==> flow/design.v <==
module positive_edge_detector(
	clk,
	in,
	out
);
input clk;
input in;
output reg out;
reg in_delay;
always @ (posedge clk)
begin
	in_delay <= in;
end
always @ (posedge clk)
begin
	out <= in & ~in_delay;
end
endmodule
module data_reg #(
        parameter APB_DW = 8
)
(
        clk,
        rst,
        i_load,
        i_data,
        o_data
);
input                           clk;
input                           rst;
input                           i_load;
input [APB_DW - 1 : 0]          i_data;
output reg [APB_DW - 1 : 0]     o_data;
always @ (posedge clk, negedge rst)
begin
        if (rst == 1'b0) begin
                o_data <= 0;
        end else
        begin
                if(i_load == 1'b1) begin
                        o_data <= i_data;
                end
        end
end
endmodule
module demux #(
        parameter RATIO = 4,
        parameter logRATIO = 2
)
( 
        i_load, 
        i_load_sel, 
        o_load
);
input                   i_load;
input   [logRATIO-1:0]  i_load_sel;
output  [RATIO-1:0]     o_load; 
genvar i;
generate 
        for (i = 0; i < RATIO; i = i + 1) begin : demux_out 
                assign o_load[i] = i_load_sel == i ? i_load : 1'b0;
        end
endgenerate
endmodule
module hwdata_mux #(
        parameter AHB_DW = 32,
        parameter APB_DW = 8,
        parameter RATIO = 4,
        parameter logRATIO = 2
)
(
        in,
        sel,
        out
);
input [AHB_DW - 1 : 0]          in;
input [logRATIO - 1 : 0]        sel;
output [APB_DW - 1 : 0]         out;
wire [APB_DW - 1 : 0] in_partial [RATIO - 1 : 0];
genvar i;
generate
        for (i = 0; i < RATIO; i = i + 1) begin : mux_inputs
                assign in_partial[i] = in [(i + 1)*APB_DW - 1 : i*APB_DW];
        end
endgenerate
assign out = in_partial[sel];
endmodule
module hrdata_reg  #(
        parameter AHB_DW = 32,
        parameter APB_DW = 8
) 
(
        clk,
        rst,
        i_PRDATA,
        i_load,
        o_HRDATA
);
localparam RATIO = AHB_DW / APB_DW;
input                   clk;
input                   rst;
input [APB_DW - 1 : 0]  i_PRDATA;
input [RATIO - 1 : 0]   i_load;
output [AHB_DW - 1 : 0] o_HRDATA;
genvar i;
generate
        for (i = 0; i < RATIO; i = i + 1) begin : regs
                data_reg #(
                        .APB_DW(APB_DW)
                )
                r_data (
                        .clk(clk),
                        .rst(rst),
                        .i_load(i_load[i]),
                        .i_data(i_PRDATA),
                        .o_data(o_HRDATA[((i+1)*APB_DW - 1): i*APB_DW])
                );
        end
endgenerate
endmodule
module fifo_memory #(
        parameter AHB_AW = 32,
        parameter AHB_DW = 32,
        parameter FIFO_SIZE = 8
)
(
        clk,
        rst_n,
        i_haddr,
        i_hwdata,
        i_hsize,
        o_haddr,
        o_hwdata,
        o_hsize,
        o_fifo_full,
        o_fifo_empty,
        i_write,
        i_read
);
localparam FIFO_WIDTH = AHB_AW + AHB_DW + 3;
localparam logSIZE = clog2(FIFO_SIZE);
input                   clk;
input                   rst_n;
input [AHB_AW - 1 : 0]  i_haddr;
input [AHB_DW - 1 : 0]  i_hwdata;
input [2 : 0]           i_hsize;
input                   i_write;
input                   i_read;
output [AHB_AW - 1 : 0] o_haddr;
output [AHB_DW - 1 : 0] o_hwdata;
output [2 : 0]          o_hsize;
output reg              o_fifo_full;
output reg              o_fifo_empty;
reg [logSIZE : 0]               r_ptr_r;                                 
reg [logSIZE : 0]               w_ptr_r;                                 
reg [AHB_AW - 1 : 0]            fifo_mem_haddr_r [FIFO_SIZE - 1 : 0];    
reg [AHB_DW - 1 : 0]            fifo_mem_hwdata_r [FIFO_SIZE - 1 : 0];   
reg [2 : 0]                     fifo_mem_hsize_r [FIFO_SIZE - 1 : 0];    
wire    fifo_we_w;               
wire    fifo_re_w;               
wire    fifo_msb_comp_w;         
wire    pointer_equal_w;         
function integer clog2 (input integer n); 
integer j; 
begin 
        if(n > 1) begin
                n = n - 1;
                for (j = 0; n > 0; j = j + 1)        
                        n = n >> 1;
                clog2 = j;
        end else
        begin
                clog2 = 1;
        end
end
endfunction
assign fifo_msb_comp_w = w_ptr_r[logSIZE] ^ r_ptr_r[logSIZE];
assign fifo_we_w = (~o_fifo_full) & i_write;
assign fifo_re_w = (~o_fifo_empty) & i_read;
assign pointer_equal_w = (w_ptr_r[logSIZE - 1 : 0] - r_ptr_r [logSIZE - 1 : 0]) ? 1'b0 : 1'b1;
always @ (*)
begin
        o_fifo_full = fifo_msb_comp_w & pointer_equal_w;
        o_fifo_empty = (~fifo_msb_comp_w) & pointer_equal_w;
end 
always @ (posedge clk)
begin
        if(fifo_we_w) begin
                fifo_mem_haddr_r[w_ptr_r[logSIZE - 1 : 0]] <= i_haddr;
                fifo_mem_hwdata_r[w_ptr_r[logSIZE - 1 : 0]] <= i_hwdata;
                fifo_mem_hsize_r[w_ptr_r[logSIZE - 1 : 0]] <= i_hsize;
        end
end
assign o_haddr = fifo_mem_haddr_r[r_ptr_r[logSIZE - 1 : 0]];
assign o_hwdata = fifo_mem_hwdata_r[r_ptr_r[logSIZE - 1 : 0]];
assign o_hsize = fifo_mem_hsize_r[r_ptr_r[logSIZE - 1 : 0]];
always @ (posedge clk, negedge rst_n)
begin
        if (rst_n == 1'b0) begin
                r_ptr_r <= 0;
        end else
        begin
                if(fifo_re_w) begin
                        r_ptr_r <= r_ptr_r + 1'b1;
                end
        end
end
always @ (posedge clk, negedge rst_n)
begin
        if (rst_n == 1'b0) begin
                w_ptr_r <= 0;
        end else
        begin
                if(fifo_we_w) begin
                        w_ptr_r <= w_ptr_r + 1'b1;
                end
        end
end
endmodule
module internal_logic #(
        parameter AHB_AW = 32,
        parameter AHB_DW = 32
)
(
        hclk,
        rst_n,
        i_haddr_read,
        i_haddr_write,
        i_hsize_read,
        i_hsize_write,
        i_hready,
        o_haddr,
        o_hsize,
        i_fifo_empty,
        i_read_transfer,
        o_start_transfer
);
input hclk;
input rst_n;
input [AHB_AW - 1 : 0]  i_haddr_read;
input [AHB_AW - 1 : 0]  i_haddr_write;
input [2:0]             i_hsize_read;
input [2:0]             i_hsize_write;
input                   i_hready;
output [AHB_AW - 1 : 0] o_haddr;
output [2:0]            o_hsize;
input                   i_fifo_empty;
input                   i_read_transfer;
output                  o_start_transfer;
wire                    w_start_read_transfer;
wire                    w_start_write_transfer;
wire                    w_fifo_not_empty_detector;
wire                    w_start_read_transfer_detector;
wire                    w_start_write_transfer_detector;
reg                     r_hready_delay;
assign o_haddr = i_fifo_empty ? i_haddr_read : i_haddr_write;
assign o_hsize = i_fifo_empty ? i_hsize_read : i_hsize_write;
assign w_start_read_transfer = i_read_transfer & i_fifo_empty;
assign w_start_write_transfer = (r_hready_delay & (~i_fifo_empty)) | w_fifo_not_empty_detector;
always @ (posedge hclk)
begin
        r_hready_delay <= i_hready;
end
assign o_start_transfer = w_start_read_transfer_detector | w_start_write_transfer_detector;  
positive_edge_detector START_READ_TRANSFER(
        .clk(hclk),
        .in(w_start_read_transfer),
        .out(w_start_read_transfer_detector)
);
positive_edge_detector START_WRITE_TRANSFER(
        .clk(hclk),
        .in(w_start_write_transfer),
        .out(w_start_write_transfer_detector)
);
positive_edge_detector FIFO_NOT_EMPTY_DETECTOR(
        .clk(hclk),
        .in(~i_fifo_empty),
        .out(w_fifo_not_empty_detector)
);
endmodule
module ahb
#(
	parameter AHB_AW = 32,
	parameter AHB_DW = 32,
        parameter APB_DW = 8
)
(
	HCLK,				 
	HRESETn,			 
	i_HADDR,			 
	o_HADDR,			 
	i_HWRITE,			 
	i_HSIZE,			 
	o_HSIZE,			 
	o_HREADY,			 
	i_HREADY,			 
	i_HSEL,			         
	o_start_read_transfer, 	         
        o_start_write_transfer,          
        i_fifo_full,                     
        i_fifo_empty,                    
	i_HRESP,			 
	o_HRESP,			 
	i_HRDATA,		         
	o_HRDATA			 
);
input                   HCLK;
input                   HRESETn;
input [(AHB_AW-1):0]    i_HADDR;
input [2:0]             i_HSIZE;
input                   i_HWRITE;
input                   i_HREADY;
input                   i_HSEL;
input [(AHB_DW-1):0]    i_HRDATA;
input                   i_HRESP;
input                   i_fifo_full;
input                   i_fifo_empty;
output reg [(AHB_AW-1):0] o_HADDR;
output reg [2:0] o_HSIZE;
output reg o_start_read_transfer;
output reg o_start_write_transfer;
output reg o_HREADY;
output reg[(AHB_DW-1):0] o_HRDATA;
output o_HRESP;
localparam [1:0]
AHB_IDLE = 2'b00,
AHB_READ = 2'b01,
AHB_WRITE = 2'b10;
reg [1:0] r_current_state;
reg [1:0] r_next_state;
always @ (posedge HCLK, negedge HRESETn)
begin
	if(HRESETn == 0) begin
		r_current_state <= AHB_IDLE;
	end else
	begin
		r_current_state <= r_next_state;
	end
end
always @ (*)
begin
	r_next_state = r_current_state;
	case(r_current_state)
		AHB_IDLE: begin
			if (i_HSEL == 1'b1) begin 
				if (i_HWRITE == 1'b1) begin
                                        r_next_state = AHB_WRITE;
                                end else
                                begin
                                        r_next_state = AHB_READ;
                                end
			end
                end
		AHB_READ: begin
			if(i_HREADY == 1'b1 && i_fifo_empty == 1'b1) begin
                                if (i_HSEL == 1'b1) begin
                                        if (i_HWRITE == 1'b1) begin
                                                r_next_state = AHB_WRITE;
                                        end
                                end else
                                begin
                                        r_next_state = AHB_IDLE;
                                end
			end
		end
                AHB_WRITE: begin
                        if (i_fifo_full == 1'b0) begin
                                if (i_HSEL == 1'b0) begin
                                        r_next_state = AHB_IDLE;
                                end else
                                begin
                                        if (i_HWRITE == 1'b0) begin
                                                r_next_state = AHB_READ;
                                        end
                                end
                        end
                end
		default: begin
			r_next_state = AHB_IDLE;
		end
	endcase
end
always @ (*)
begin
	case(r_current_state)
		AHB_IDLE: begin
			o_start_read_transfer = 1'b0;
			o_HREADY = 1'b1;
                        o_start_write_transfer = 1'b0;
		end
		AHB_READ: begin
			o_HREADY = 1'b0;
			o_start_read_transfer = 1'b1;
                        o_start_write_transfer = 1'b0;
		end
                AHB_WRITE: begin
                        o_start_read_transfer = 1'b0;
                        o_start_write_transfer = 1'b1;
                        if (i_fifo_full == 1'b1) begin
                                o_HREADY = 1'b0;
                        end else
                        begin
                                o_HREADY = 1'b1;
                        end
                end
		default: begin
			o_start_read_transfer = 1'b0;
			o_HREADY = 1'b1;
                        o_start_write_transfer = 1'b0;
		end
	endcase
end
always @ (posedge HCLK, negedge HRESETn)
begin
        if(HRESETn == 1'b0) begin
		o_HADDR <= 0;
		o_HSIZE <= 0;
	end else
	begin
                if (o_HREADY == 1'b1 && i_HSEL == 1'b1) begin
                        o_HADDR <= i_HADDR;
			o_HSIZE <= i_HSIZE;
                end
	end
end
assign o_HRESP = i_HRESP;
always @ (*)
begin
        if(o_HSIZE < APB_DW) begin
                case(APB_DW)
			16: begin
                                if (o_HADDR[0] == 1'b1) begin
                                        o_HRDATA = {i_HRDATA[7:0],i_HRDATA[AHB_DW - 1 : 8]};
                                end else
                                begin
                                        o_HRDATA = i_HRDATA;
                                end
                        end
                        32: begin
                                case (o_HADDR[1:0])
                                        2'b00: begin
                                                o_HRDATA = i_HRDATA;
                                        end
                                        2'b01: begin
                                                o_HRDATA = {i_HRDATA[7:0],i_HRDATA[AHB_DW - 1 : 8]};
                                        end
                                        2'b10: begin
                                                o_HRDATA = {i_HRDATA[15:0],i_HRDATA[AHB_DW - 1 : 16]};
                                        end
                                        2'b11: begin
                                                o_HRDATA = {i_HRDATA[23:0],i_HRDATA[AHB_DW - 1 : 24]};
                                        end
                                        default: begin
                                                o_HRDATA = i_HADDR;
                                        end
                                endcase
                        end
                        default: begin
                                o_HRDATA = i_HRDATA;
                        end
                endcase
        end else
        begin
                o_HRDATA = i_HRDATA;
        end
end
endmodule
module apb
#(
        parameter AHB_AW = 32,
        parameter APB_AW = 32,
        parameter AHB_DW = 32,
        parameter APB_DW = 8
)
(
        PCLK,                    
        PRESETn,                 
        i_HADDR,                 
        i_HSIZE,                 
        i_HWDATA,                
        o_HRESP,                 
        o_HREADY,                
        i_start_transfer,        
        o_load,                  
        i_fifo_empty,            
        o_PADDR,                 
        o_PSEL,                  
        o_PENABLE,               
        o_PWRITE,                
        o_PWDATA,                
        i_PREADY,                
        i_PSLVERR                
);
localparam APB_DW_B = APB_DW / 8;        
localparam RATIO = AHB_DW / APB_DW;      
localparam logRATIO = clog2(RATIO);       
input [(AHB_AW-1):0]    i_HADDR;
input [2:0]             i_HSIZE;
input [AHB_DW - 1 : 0]  i_HWDATA;
input                   i_start_transfer;
output [RATIO - 1 : 0]  o_load;
input                   i_fifo_empty;
output o_HREADY;
output o_HRESP;
input PCLK;
input PRESETn;
input i_PREADY;
input i_PSLVERR;
output reg[(APB_AW-1):0] o_PADDR;
output reg o_PWRITE;
output reg o_PSEL;
output reg o_PENABLE;
output [(APB_DW - 1) : 0] o_PWDATA;
reg [7:0] r_cnt;
reg [7:0] r_hsize_byte_decoded;
reg [(logRATIO - 1):0] r_load_sel;
reg hready;
localparam [1:0]
APB_IDLE = 2'b00,
APB_SETUP = 2'b01,
APB_ACCESS = 2'b10;
reg [1:0] r_current_state;
reg [1:0] r_next_state;
function integer clog2 (input integer n); 
integer j; 
begin 
        if(n > 1) begin
                n = n - 1;
                for (j = 0; n > 0; j = j + 1)        
                        n = n >> 1;
                clog2 = j;
        end else
        begin
                clog2 = 1;
        end
end
endfunction
always @ (posedge PCLK, negedge PRESETn)
begin
        if(PRESETn == 0) begin
                r_current_state <= APB_IDLE;
        end else
        begin
                r_current_state <= r_next_state;
        end
end
always @ (*)
begin
        r_next_state = r_current_state;
        case(r_current_state)
                APB_IDLE: begin
                        if(i_start_transfer == 1'b1) begin
                                r_next_state = APB_SETUP;
                        end
                end
                APB_SETUP: begin
                        r_next_state = APB_ACCESS;
                end
                APB_ACCESS: begin
                        if(i_PREADY == 1'b1) begin
                                if(r_cnt == 0) begin
                                        r_next_state = APB_IDLE;
                                end else
                                begin
                                        r_next_state = APB_SETUP;
                                end
                        end
                end
                default: begin
                r_next_state = APB_IDLE;
                end
        endcase
end
always @ (*)
begin
        case(r_current_state)
                APB_IDLE: begin
                        hready = 1'b1;
                        o_PSEL = 1'b0;
                        o_PENABLE = 1'b0;
                end
                APB_SETUP: begin
                        hready = 1'b0;
                        o_PSEL = 1'b1;
                        o_PENABLE = 1'b0;
                end
                APB_ACCESS: begin
                        hready = 1'b0;
                        o_PSEL = 1'b1;
                        o_PENABLE = 1'b1;
                end
                default: begin
                        hready = 1'b1;
                        o_PSEL = 1'b0;
                        o_PENABLE = 1'b0;
                end
        endcase
end
always @ (*)
begin
        case(i_HSIZE)
                3'b000: begin
                        r_hsize_byte_decoded = 1;
                end
                3'b001: begin
                        r_hsize_byte_decoded = 2;
                end
                3'b010: begin
                        r_hsize_byte_decoded = 4;
                end
                3'b011: begin
                        r_hsize_byte_decoded = 8;
                end
                3'b100: begin
                        r_hsize_byte_decoded = 16;
                end
                3'b101: begin
                        r_hsize_byte_decoded = 32;
                end
                3'b110: begin
                        r_hsize_byte_decoded = 64;
                end
                3'b111: begin
                        r_hsize_byte_decoded = 128;
                end
                default: begin
                        r_hsize_byte_decoded = 4;
                end
        endcase
end
always @ (posedge PCLK, negedge PRESETn)
begin
        if(PRESETn == 1'b0) begin
                r_cnt <= 0;
                r_load_sel <= 0;
        end else
        begin
                case(r_current_state) 
                        APB_IDLE: begin
                                r_load_sel <= 0;
                                if(r_hsize_byte_decoded > APB_DW_B) begin
                                        r_cnt <= r_hsize_byte_decoded;
                                end else
                                begin
                                        r_cnt <= APB_DW_B;
                                end
                        end
                        APB_SETUP: begin
                                r_cnt <= r_cnt - APB_DW_B;
                        end
                        APB_ACCESS: begin
                                if (i_PREADY == 1'b1 && r_cnt > 0) begin
                                        r_load_sel <= r_load_sel + 1'b1;
                                end
                        end
                endcase
        end
end
always @ (posedge PCLK)
begin
        if (i_fifo_empty == 1'b1) begin
                o_PWRITE <= 1'b0;
        end else
        begin
                o_PWRITE <= 1'b1;
        end
end
always @ (posedge PCLK, negedge PRESETn)
begin
        if(PRESETn == 1'b0) begin
                o_PADDR <= 0;
        end else
        begin
                case(r_current_state)
                        APB_IDLE: begin
                                o_PADDR <= i_HADDR;  
                                case (APB_DW_B)
                                        2: begin
                                                o_PADDR [0] <= 1'b0;
                                        end
                                        4: begin
                                                o_PADDR [1:0] <= 2'b0;
                                        end
                                endcase
                        end
                        APB_ACCESS: begin
                                if (i_PREADY == 1'b1) begin
                                        o_PADDR <= o_PADDR + APB_DW_B;
                                end
                        end
                endcase
        end
end
assign o_HRESP = i_PSLVERR;
generate
        if(RATIO > 1) begin
                hwdata_mux #(
                        .AHB_DW(AHB_DW),
                        .APB_DW(APB_DW),
                        .RATIO(RATIO),
                        .logRATIO(logRATIO)
                )
                HWDATA_MUX(
                        .in(i_HWDATA),
                        .sel(r_load_sel),
                        .out(o_PWDATA)
                );
        end else
        begin
                assign o_PWDATA = i_HWDATA;
        end
endgenerate
demux #(
        .RATIO(RATIO),
        .logRATIO(logRATIO)
)
load_demux(
        .i_load(i_PREADY),
        .i_load_sel(r_load_sel),
        .o_load(o_load)
);
positive_edge_detector hready_detector(
        .clk(PCLK),
        .in(hready),
        .out(o_HREADY)
);
endmodule
module ahb_to_apb_bridge
#(
        parameter AHB_AW = 32,
        parameter APB_AW = 32,
        parameter AHB_DW = 32,
        parameter APB_DW = 8,
        parameter FIFO_SIZE = 8
)
(
        HCLK,        
        HRESETn,     
        HADDR,       
        HSIZE,       
        HWDATA,      
        HWRITE,      
        HRDATA,      
        HREADY,      
        HRESP,       
        HSELAPB,     
        PADDR,       
        PSEL,        
        PENABLE,     
        PWRITE,      
        PWDATA,      
        PRDATA,      
        PREADY,      
        PSLVERR      
);
localparam RATIO = AHB_DW / APB_DW;
input                   HCLK;
input                   HRESETn;
input [(AHB_AW-1):0]    HADDR;
input [2:0]             HSIZE;
input [(AHB_DW-1):0]    HWDATA;
input                   HWRITE;
input                   HSELAPB;
output [(AHB_DW-1):0]   HRDATA;
output                  HREADY;
output                  HRESP;
input [(APB_DW-1):0]    PRDATA;
input                   PREADY;
input                   PSLVERR;
output [(APB_AW-1):0]   PADDR;
output                  PSEL;
output                  PENABLE;
output                  PWRITE;
output [(APB_DW-1):0]   PWDATA;
wire                    w_hwrite_ahb_to_apb;
wire [AHB_DW - 1 : 0]   w_hrdata_apb_to_ahb;
wire [AHB_AW - 1 : 0]   w_haddr;
wire [2:0]              w_hsize;
wire                    w_hready;
wire                    w_fifo_empty;
wire                    w_fifo_full;
wire [AHB_DW - 1 : 0]   w_hrdata_hrdata_r_to_ahb;
wire                    w_hresp_apb_to_ahb;
wire                    w_read_transfer_ahb_to_internal_logic;
wire                    w_write_transfer_ahb_to_fifo;
wire [AHB_AW - 1 : 0]   w_haddr_fifo_to_internal_logic;
wire [AHB_DW - 1 : 0]   w_hwdata_fifo_to_apb;
wire [2:0]              w_hsize_fifo_to_internal_logic;
wire [AHB_AW - 1 : 0]   w_haddr_internal_logic_to_apb;
wire [2:0]              w_hsize_internal_logic_to_apb;
wire                    w_start_transfer_internal_logic_to_apb;
wire [RATIO - 1 : 0]    w_load_apb_to_hrdata_r;
ahb #(
        .AHB_AW(AHB_AW),
        .AHB_DW(AHB_DW),
        .APB_DW(APB_DW))
AHB (
        .HCLK(HCLK),
        .HRESETn(HRESETn),
        .i_HADDR(HADDR),
        .o_HADDR(w_haddr),
        .i_HSIZE(HSIZE),
        .o_HSIZE(w_hsize),
        .i_HWRITE(HWRITE),
        .i_HRDATA(w_hrdata_hrdata_r_to_ahb),
        .o_HRDATA(HRDATA),
        .i_HREADY(w_hready),
        .o_HREADY(HREADY),
        .i_HRESP(w_hresp_apb_to_ahb),
        .o_HRESP(HRESP),
        .i_HSEL(HSELAPB),
        .o_start_read_transfer(w_read_transfer_ahb_to_internal_logic),
        .o_start_write_transfer(w_write_transfer_ahb_to_fifo),
        .i_fifo_full(w_fifo_full),
        .i_fifo_empty(w_fifo_empty)
);
fifo_memory #(
        .AHB_AW(AHB_AW),
        .AHB_DW(AHB_DW),
        .FIFO_SIZE(FIFO_SIZE))
FIFO_MEMORY(
        .clk(HCLK),
        .rst_n(HRESETn),
        .i_haddr(w_haddr),
        .i_hwdata(HWDATA),
        .i_hsize(w_hsize),
        .o_haddr(w_haddr_fifo_to_internal_logic),
        .o_hwdata(w_hwdata_fifo_to_apb),
        .o_hsize(w_hsize_fifo_to_internal_logic),
        .o_fifo_full(w_fifo_full),
        .o_fifo_empty(w_fifo_empty),
        .i_write(w_write_transfer_ahb_to_fifo),
        .i_read(w_hready)
);
internal_logic #(
        .AHB_AW(AHB_AW),
        .AHB_DW(AHB_DW))
INTERNAL_LOGIC(
        .hclk(HCLK),
        .rst_n(HRESETn),
        .i_haddr_read(w_haddr),
        .i_haddr_write(w_haddr_fifo_to_internal_logic),
        .i_hsize_read(w_hsize),
        .i_hsize_write(w_hsize_fifo_to_internal_logic),
        .i_hready(w_hready),
        .o_haddr(w_haddr_internal_logic_to_apb),
        .o_hsize(w_hsize_internal_logic_to_apb),
        .i_fifo_empty(w_fifo_empty),
        .i_read_transfer(w_read_transfer_ahb_to_internal_logic),
        .o_start_transfer(w_start_transfer_internal_logic_to_apb)
); 
hrdata_reg #(
        .AHB_DW(AHB_DW),
        .APB_DW(APB_DW))
HRDATA_REG (
        .clk(HCLK),
        .rst(HRESETn),
        .i_PRDATA(PRDATA),
        .i_load(w_load_apb_to_hrdata_r),
        .o_HRDATA(w_hrdata_hrdata_r_to_ahb)
);
apb #(
        .AHB_AW(AHB_AW),
        .APB_AW(APB_AW),
        .AHB_DW(AHB_DW),
        .APB_DW(APB_DW))
APB (
        .PCLK(HCLK),                         
        .PRESETn(HRESETn),                   
        .i_HADDR(w_haddr_internal_logic_to_apb),             
        .i_HSIZE(w_hsize_internal_logic_to_apb),            
        .i_HWDATA(w_hwdata_fifo_to_apb),          
        .o_HRESP(w_hresp_apb_to_ahb),            
        .o_HREADY(w_hready),          
        .i_start_transfer(w_start_transfer_internal_logic_to_apb),    
        .i_fifo_empty(w_fifo_empty),
        .o_PADDR(PADDR),                       
        .o_PENABLE(PENABLE),                   
        .o_PSEL(PSEL),                         
        .i_PREADY(PREADY),                     
        .o_PWRITE(PWRITE),                     
        .i_PSLVERR(PSLVERR),                   
        .o_PWDATA(PWDATA),                     
        .o_load(w_load_apb_to_hrdata_r)
);
endmodule
Tool chain data of ahb_to_apb_bridge
The steps from the RTL of ahb_to_apb_bridge to its reports follow in flow order.
Lines are those of the file above, counted from 1.
Library cell names are shortened.
{ "inputs": {"top": "ahb_to_apb_bridge", "clk_port": "HCLK", "lib": "sky130hd", "pvt_corner": "tt_025C_1v80"} }

Word-level counts
Counts by Yosys on the flattened word-level netlist (proc, flatten, opt, wreduce; memories kept). Register bits leave out memories and registers merged into their read ports (data or address). Print and check cells are left out. Cells with the same type and inputs are merged into one.
Yosys's memory passes give these memory sizes; they may raise the number of words (mostly to a power of two), join words into wider ones and drop unused or constant bits.
{ "word_totals": {"mem_bits_rw": 536, "output_inout_bits": 77, "elab_cells": 125, "mem_bits_ro": 64, "in_bits": 81, "reg_bits": 131, "n_memories": 4} }
{ "mem_list": {"columns": ["name", "words", "width", "read_ports", "write_ports", "line_no", "text"], "rows": [
  ["FIFO_MEMORY.fifo_mem_haddr_r", 8, 32, 1, 1, 156, "reg [AHB_AW - 1 : 0]            fifo_mem_haddr_r [FIFO_SIZE - 1 : 0];"],
  ["FIFO_MEMORY.fifo_mem_hwdata_r", 8, 32, 1, 1, 157, "reg [AHB_DW - 1 : 0]            fifo_mem_hwdata_r [FIFO_SIZE - 1 : 0];"],
  ["(no name shown)", 8, 8, 1, 0, 601, "case(i_HSIZE)"],
  ["FIFO_MEMORY.fifo_mem_hsize_r", 8, 3, 1, 1, 158, "reg [2 : 0]                     fifo_mem_hsize_r [FIFO_SIZE - 1 : 0];"]
]} }
{ "op_classes": {"muxes": 40, "reduce_and_logical": 15, "equal": 15, "n_logic": 20, "n_addsub": 6, "compare": 2} }
{ "op_table": {"columns": ["operator", "count"], "rows": [
  ["32-bit two-way mux", 4],
  ["32-bit case mux with 2-bit select", 1],
  ["32-bit by 1-bit adder with 32-bit output (second input constant)", 1],
  ["8-bit case mux with 4-bit select", 1],
  ["2-bit two-way mux", 11],
  ["8-bit by 1-bit greater-than comparator with 1-bit output (second input constant)", 2],
  ["8-bit case mux with 2-bit select", 1],
  ["1-bit two-way mux", 14],
  ["2-bit case mux with 3-bit select", 2],
  ["1-bit AND", 10],
  ["3-bit two-way mux", 3],
  ["2-bit == test (second input constant)", 4],
  ["2-bit inequality test (second input constant)", 4],
  ["4-bit by 1-bit adder with 4-bit output (second input constant)", 2],
  ["8-bit by 1-bit subtractor with 8-bit output (second input constant)", 1],
  ["8-bit zero test", 1],
  ["8-bit two-way mux", 1],
  ["1-bit NOT", 7],
  ["2-bit by 1-bit == test with 1-bit output (second input constant)", 3],
  ["2-bit zero test", 3],
  ["2-bit AND reduction", 3],
  ["3-bit inequality test (second input constant)", 2],
  ["5-bit AND reduction", 1],
  ["2-bit by 1-bit inequality test with 1-bit output (second input constant)", 2],
  ["2-bit nonzero test", 2],
  ["2-bit case mux with 2-bit select", 1],
  ["1-bit logical AND", 3],
  ["3-bit subtractor", 1]
]} }
Other operator kinds: 6; their cells: 7.

Longest topological paths
Depth = most cells in a row (Yosys ltp): at word level without a register or memory, in the mapped netlist without a sequential cell, where the memories' decode and read muxes count.
{ "depth": {"depth_word": 8, "abc_area": 1, "ltp_mapped": 16, "ltp_nobuf": 14} }

Synthesis result
The flow's flattened synthesis, as Yosys stat reports it; memories are mapped. The netlist is that of the ABC_AREA named above (0 if unset); the other value can give another one.
The area totals of this step are shown rounded.
{ "types": {"columns": ["cell_type", "count"], "rows": [
  ["edfxtp_1", 536],
  ["dfrtp_1", 121],
  ["nand2_1", 570],
  ["nor2_1", 396],
  ["o21ai_0", 273],
  ["nand3_1", 138],
  ["o211ai_1", 64],
  ["inv_1", 101],
  ["a21oi_1", 58],
  ["buf_2", 55],
  ["clkbuf_1", 54],
  ["dfxtp_1", 9],
  ["nand4_1", 27],
  ["ha_1", 12],
  ["o22ai_1", 22],
  ["o21a_1", 14],
  ["buf_4", 12],
  ["buf_6", 7]
]} }
Not listed: further types 26, cells in them 104.
{ "mapped": {"yosys_area_um2": 28100, "flip_flops": 668, "seqArea_um2": 19400, "buf_cells": 135, "mapped_cells": 2573} }

Timing after synthesis
Path of least setup slack by OpenSTA after synthesis, without wires, with an ideal clock, recovery checks aside; 20% of the period is set as input and as output delay. Where synthesis merged equal registers, the netlist keeps one of their names.
{ "synth_path": {"kind": "register to register", "from": "register FIFO_MEMORY.r_ptr_r[1]", "to": "memory FIFO_MEMORY.fifo_mem_haddr_r[6][0]", "launch_ps": 0, "path_slack_ps": -1153, "required_time_ps": 5425, "path_buffers": 3, "t_arrival_ps": 6578, "setup_ps": 575, "path_delay_ps": 7153, "stages": 13, "tclk_ps": 6000, "synth_period_reached_ps": 7153} }
"path_delay_ps" = arrival - input delay + setup time.
"stages": output pins that drive a net of the path, with the launching flip-flop's if there is one; two outputs of one cell count as two.
"synth_period_reached_ps" is the clock period less the worst setup slack; recovery checks do not enter. This is arithmetic on one report: input and output delays are still those of the set period (20% each).
The rows between start and end are the longest chain of elaborated cells between them; the timing report does not say that the signal goes this way. Where chains are equally long, one stands for them.
A line is the first line of the expression or statement that the cell stems from. Yosys adds cells for indexed reads and writes and turns some case tables into memories.
The path ends at the enable pin of a flip-flop; only ways to that pin are counted.
{ "synth_via": {"cell_sequence": "dfrtp_1 > buf_4 > inv_2 > buf_2 > clkbuf_1 > ha_1 > nand2_1 > clkinv_1 > nand3b_4 > nand2_4 > inv_1 > nand2_1 > nor3_1", "elab_chain_len": 7} }
{ "synth_lines": {"columns": ["item", "line_no", "text"], "rows": [
  ["start: declaration", 154, "reg [logSIZE : 0]               r_ptr_r;"],
  ["start: assignment", 200, "r_ptr_r <= 0;"],
  ["start: assignment", 204, "r_ptr_r <= r_ptr_r + 1'b1;"],
  ["3-bit subtractor", 180, "assign pointer_equal_w = (w_ptr_r[logSIZE - 1 : 0] - r_ptr_r [logSIZE - 1 : 0]) ? 1'b0 : 1'b1;"],
  ["3-bit nonzero test", 180, null],
  ["1-bit two-way mux", 180, null],
  ["1-bit AND", 183, "o_fifo_full = fifo_msb_comp_w & pointer_equal_w;"],
  ["1-bit NOT", 178, "assign fifo_we_w = (~o_fifo_full) & i_write;"],
  ["1-bit AND", 178, null],
  ["3-bit two-way mux", 188, "if(fifo_we_w) begin"],
  ["end: declaration", 156, "reg [AHB_AW - 1 : 0]            fifo_mem_haddr_r [FIFO_SIZE - 1 : 0];"]
]} }

Worst path after layout
Path of least setup slack in the final report of flow run A (OpenROAD, finished layout, wires in). Where an end is a register, its clock arrival counts in the times.
The path's times are printed in steps of 10 ps; the period is the one set.
{ "layout_path": {"kind": "register to output", "from": "register FIFO_MEMORY.r_ptr_r[0]", "to": "output port PWDATA[3]", "tclk_ps": 3200, "required_time_ps": 2560, "stages": 10, "launch_ps": 600, "path_buffers": 3, "path_slack_ps": -80, "t_arrival_ps": 2640} }
The rows between start and end are the longest chain of elaborated cells between them; the timing report does not say that the signal goes this way. Where chains are equally long, one stands for them.
A memory read counts as a cell of the chain, while the word-level depth stops at memories.
{ "layout_via": {"cell_sequence": "dfrtp_4 > buf_12 > buf_16 > o21ai_0 > o21ai_1 > o211ai_1 > nand2_1 > nor2_4 > nor2_4 > buf_6", "elab_chain_len": 2} }
{ "layout_lines": {"columns": ["item", "line_no", "text"], "rows": [
  ["start: declaration", 154, "reg [logSIZE : 0]               r_ptr_r;"],
  ["start: assignment", 200, "r_ptr_r <= 0;"],
  ["start: assignment", 204, "r_ptr_r <= r_ptr_r + 1'b1;"],
  ["memory 8 x 32 bit", 157, "reg [AHB_DW - 1 : 0]            fifo_mem_hwdata_r [FIFO_SIZE - 1 : 0];"],
  ["8-bit case mux with 4-bit select", 86, "assign out = in_partial[sel];"],
  ["end: declaration", 774, "output [(APB_DW-1):0]   PWDATA;"]
]} }

FLOW RESULTS
============

Flow measurements of ahb_to_apb_bridge on sky130hd: 6 stored runs with different settings, listed in no order. Input and output delays are each 20% of the period that was set; the output load is 0.01 pF.
"clock_period_reached_ps" is the run's clock period less its worst setup slack. It is reckoned from that one timing run; input and output delays stay at 20% of the period that was set.
"worst_path_time_ps" means the part of the period allowed to the worst setup path (the constraints hold back 20% at inputs and 20% at outputs) less its slack; where the path has registers, the arrival times of their clocks count too.
"total_power_mw" rests on the timing tool's default activity at the inputs, not on a simulated workload.
"worst_path_time_ps" is known to 10 ps.
The measured numbers are rounded.
[
  {
    "run": "flow run A",
    "settings": { "ABC_AREA": 1, "CORE_UTILIZATION": 31, "CTS_CLUSTER_DIAMETER": 250, "GPL_ROUTABILITY_DRIVEN": 1, "GPL_TIMING_DRIVEN": 1, "MAX_ROUTING_LAYER": "met4", "PLACE_DENSITY_LB_ADDON": 0.15, "TNS_END_PERCENT": 60, "period_ns": 3.2, "CAP_MARGIN": 20, "CORE_MARGIN": 2, "SLEW_MARGIN": 20 },
    "results": { "total_power_mw": 32.2, "tns_ps": -146, "worst_path_time_ps": 2640, "critical_path_kind": "register to output", "finish.stdcell_area_um2": 34200, "synthArea_um2": 28100, "design_die_area_um2": 93100, "utilization_frac": 0.381, "clock_period_reached_ps": 3276, "timing.setup.ws_ps": -76 }
  },
  {
    "run": "flow run B",
    "settings": { "ABC_AREA": 0, "CAP_MARGIN": 40, "CELL_PAD_IN_SITES_DETAIL_PLACEMENT": 1, "CELL_PAD_IN_SITES_GLOBAL_PLACEMENT": 2, "CORE_ASPECT_RATIO": 0.52, "CORE_MARGIN": 10, "CORE_UTILIZATION": 49, "CTS_CLUSTER_DIAMETER": 42, "CTS_CLUSTER_SIZE": 78, "MAX_ROUTING_LAYER": "met5", "PLACE_DENSITY_LB_ADDON": 0.26, "SETUP_SLACK_MARGIN": 0.74, "SLEW_MARGIN": 10, "TNS_END_PERCENT": 80, "period_ns": 7.14 },
    "results": { "total_power_mw": 9.01, "tns_ps": 0, "worst_path_time_ps": 4150, "critical_path_kind": "register to output", "finish.stdcell_area_um2": 30900, "synthArea_um2": 26800, "design_die_area_um2": 64900, "utilization_frac": 0.576, "clock_period_reached_ps": 5573, "timing.setup.ws_ps": 1570 }
  },
  {
    "run": "flow run C",
    "settings": { "CAP_MARGIN": 10, "CORE_UTILIZATION": 66, "MAX_ROUTING_LAYER": "met5", "MIN_ROUTING_LAYER": "met1", "PLACE_DENSITY_LB_ADDON": 0.23, "SETUP_SLACK_MARGIN": -0.52, "TNS_END_PERCENT": 75, "period_ns": 6.47, "CORE_MARGIN": 2, "SLEW_MARGIN": 20 },
    "results": { "total_power_mw": 10.4, "tns_ps": 0, "worst_path_time_ps": 3970, "critical_path_kind": "register to output", "finish.stdcell_area_um2": 31100, "synthArea_um2": 26800, "design_die_area_um2": 42200, "utilization_frac": 0.778, "clock_period_reached_ps": 5261, "timing.setup.ws_ps": 1210 }
  },
  {
    "run": "flow run D",
    "settings": { "ABC_AREA": 0, "CAP_MARGIN": 40, "CELL_PAD_IN_SITES_DETAIL_PLACEMENT": 1, "CELL_PAD_IN_SITES_GLOBAL_PLACEMENT": 2, "CORE_ASPECT_RATIO": 0.52, "CORE_MARGIN": 3, "CORE_UTILIZATION": 49, "CTS_CLUSTER_DIAMETER": 42, "CTS_CLUSTER_SIZE": 29, "MAX_ROUTING_LAYER": "met5", "PLACE_DENSITY_LB_ADDON": 0.26, "SETUP_SLACK_MARGIN": 0.74, "SLEW_MARGIN": 10, "period_ns": 7.14 },
    "results": { "total_power_mw": 9.11, "tns_ps": 0, "worst_path_time_ps": 4180, "critical_path_kind": "register to output", "finish.stdcell_area_um2": 31000, "synthArea_um2": 26800, "design_die_area_um2": 57600, "utilization_frac": 0.578, "clock_period_reached_ps": 5603, "timing.setup.ws_ps": 1540 }
  },
  {
    "run": "flow run E",
    "settings": { "ABC_AREA": 1, "CAP_MARGIN": 5, "CELL_PAD_IN_SITES_DETAIL_PLACEMENT": 1, "CELL_PAD_IN_SITES_GLOBAL_PLACEMENT": 2, "CORE_ASPECT_RATIO": 0.52, "CORE_MARGIN": 10, "CORE_UTILIZATION": 21, "CTS_CLUSTER_DIAMETER": 42, "CTS_CLUSTER_SIZE": 78, "GPL_ROUTABILITY_DRIVEN": 0, "MAX_ROUTING_LAYER": "met5", "MIN_ROUTING_LAYER": "met2", "PLACE_DENSITY_LB_ADDON": 0.28, "SETUP_SLACK_MARGIN": 0.74, "SLEW_MARGIN": 10, "TNS_END_PERCENT": 80, "period_ns": 7.14 },
    "results": { "total_power_mw": 16.0, "tns_ps": 0, "worst_path_time_ps": 4310, "critical_path_kind": "register to output", "finish.stdcell_area_um2": 35100, "synthArea_um2": 28100, "design_die_area_um2": 150000, "utilization_frac": 0.265, "clock_period_reached_ps": 5736, "timing.setup.ws_ps": 1400 }
  },
  {
    "run": "flow run F",
    "settings": { "ABC_AREA": 0, "CORE_UTILIZATION": 40, "CTS_CLUSTER_DIAMETER": 217, "GPL_TIMING_DRIVEN": 0, "HOLD_SLACK_MARGIN": 0.09, "SLEW_MARGIN": 20, "period_ns": 8.97, "CAP_MARGIN": 20, "CORE_MARGIN": 2 },
    "results": { "total_power_mw": 7.75, "tns_ps": 0, "worst_path_time_ps": 4090, "critical_path_kind": "register to output", "finish.stdcell_area_um2": 32600, "synthArea_um2": 26800, "design_die_area_um2": 69000, "utilization_frac": 0.494, "clock_period_reached_ps": 5886, "timing.setup.ws_ps": 3080 }
  }
]
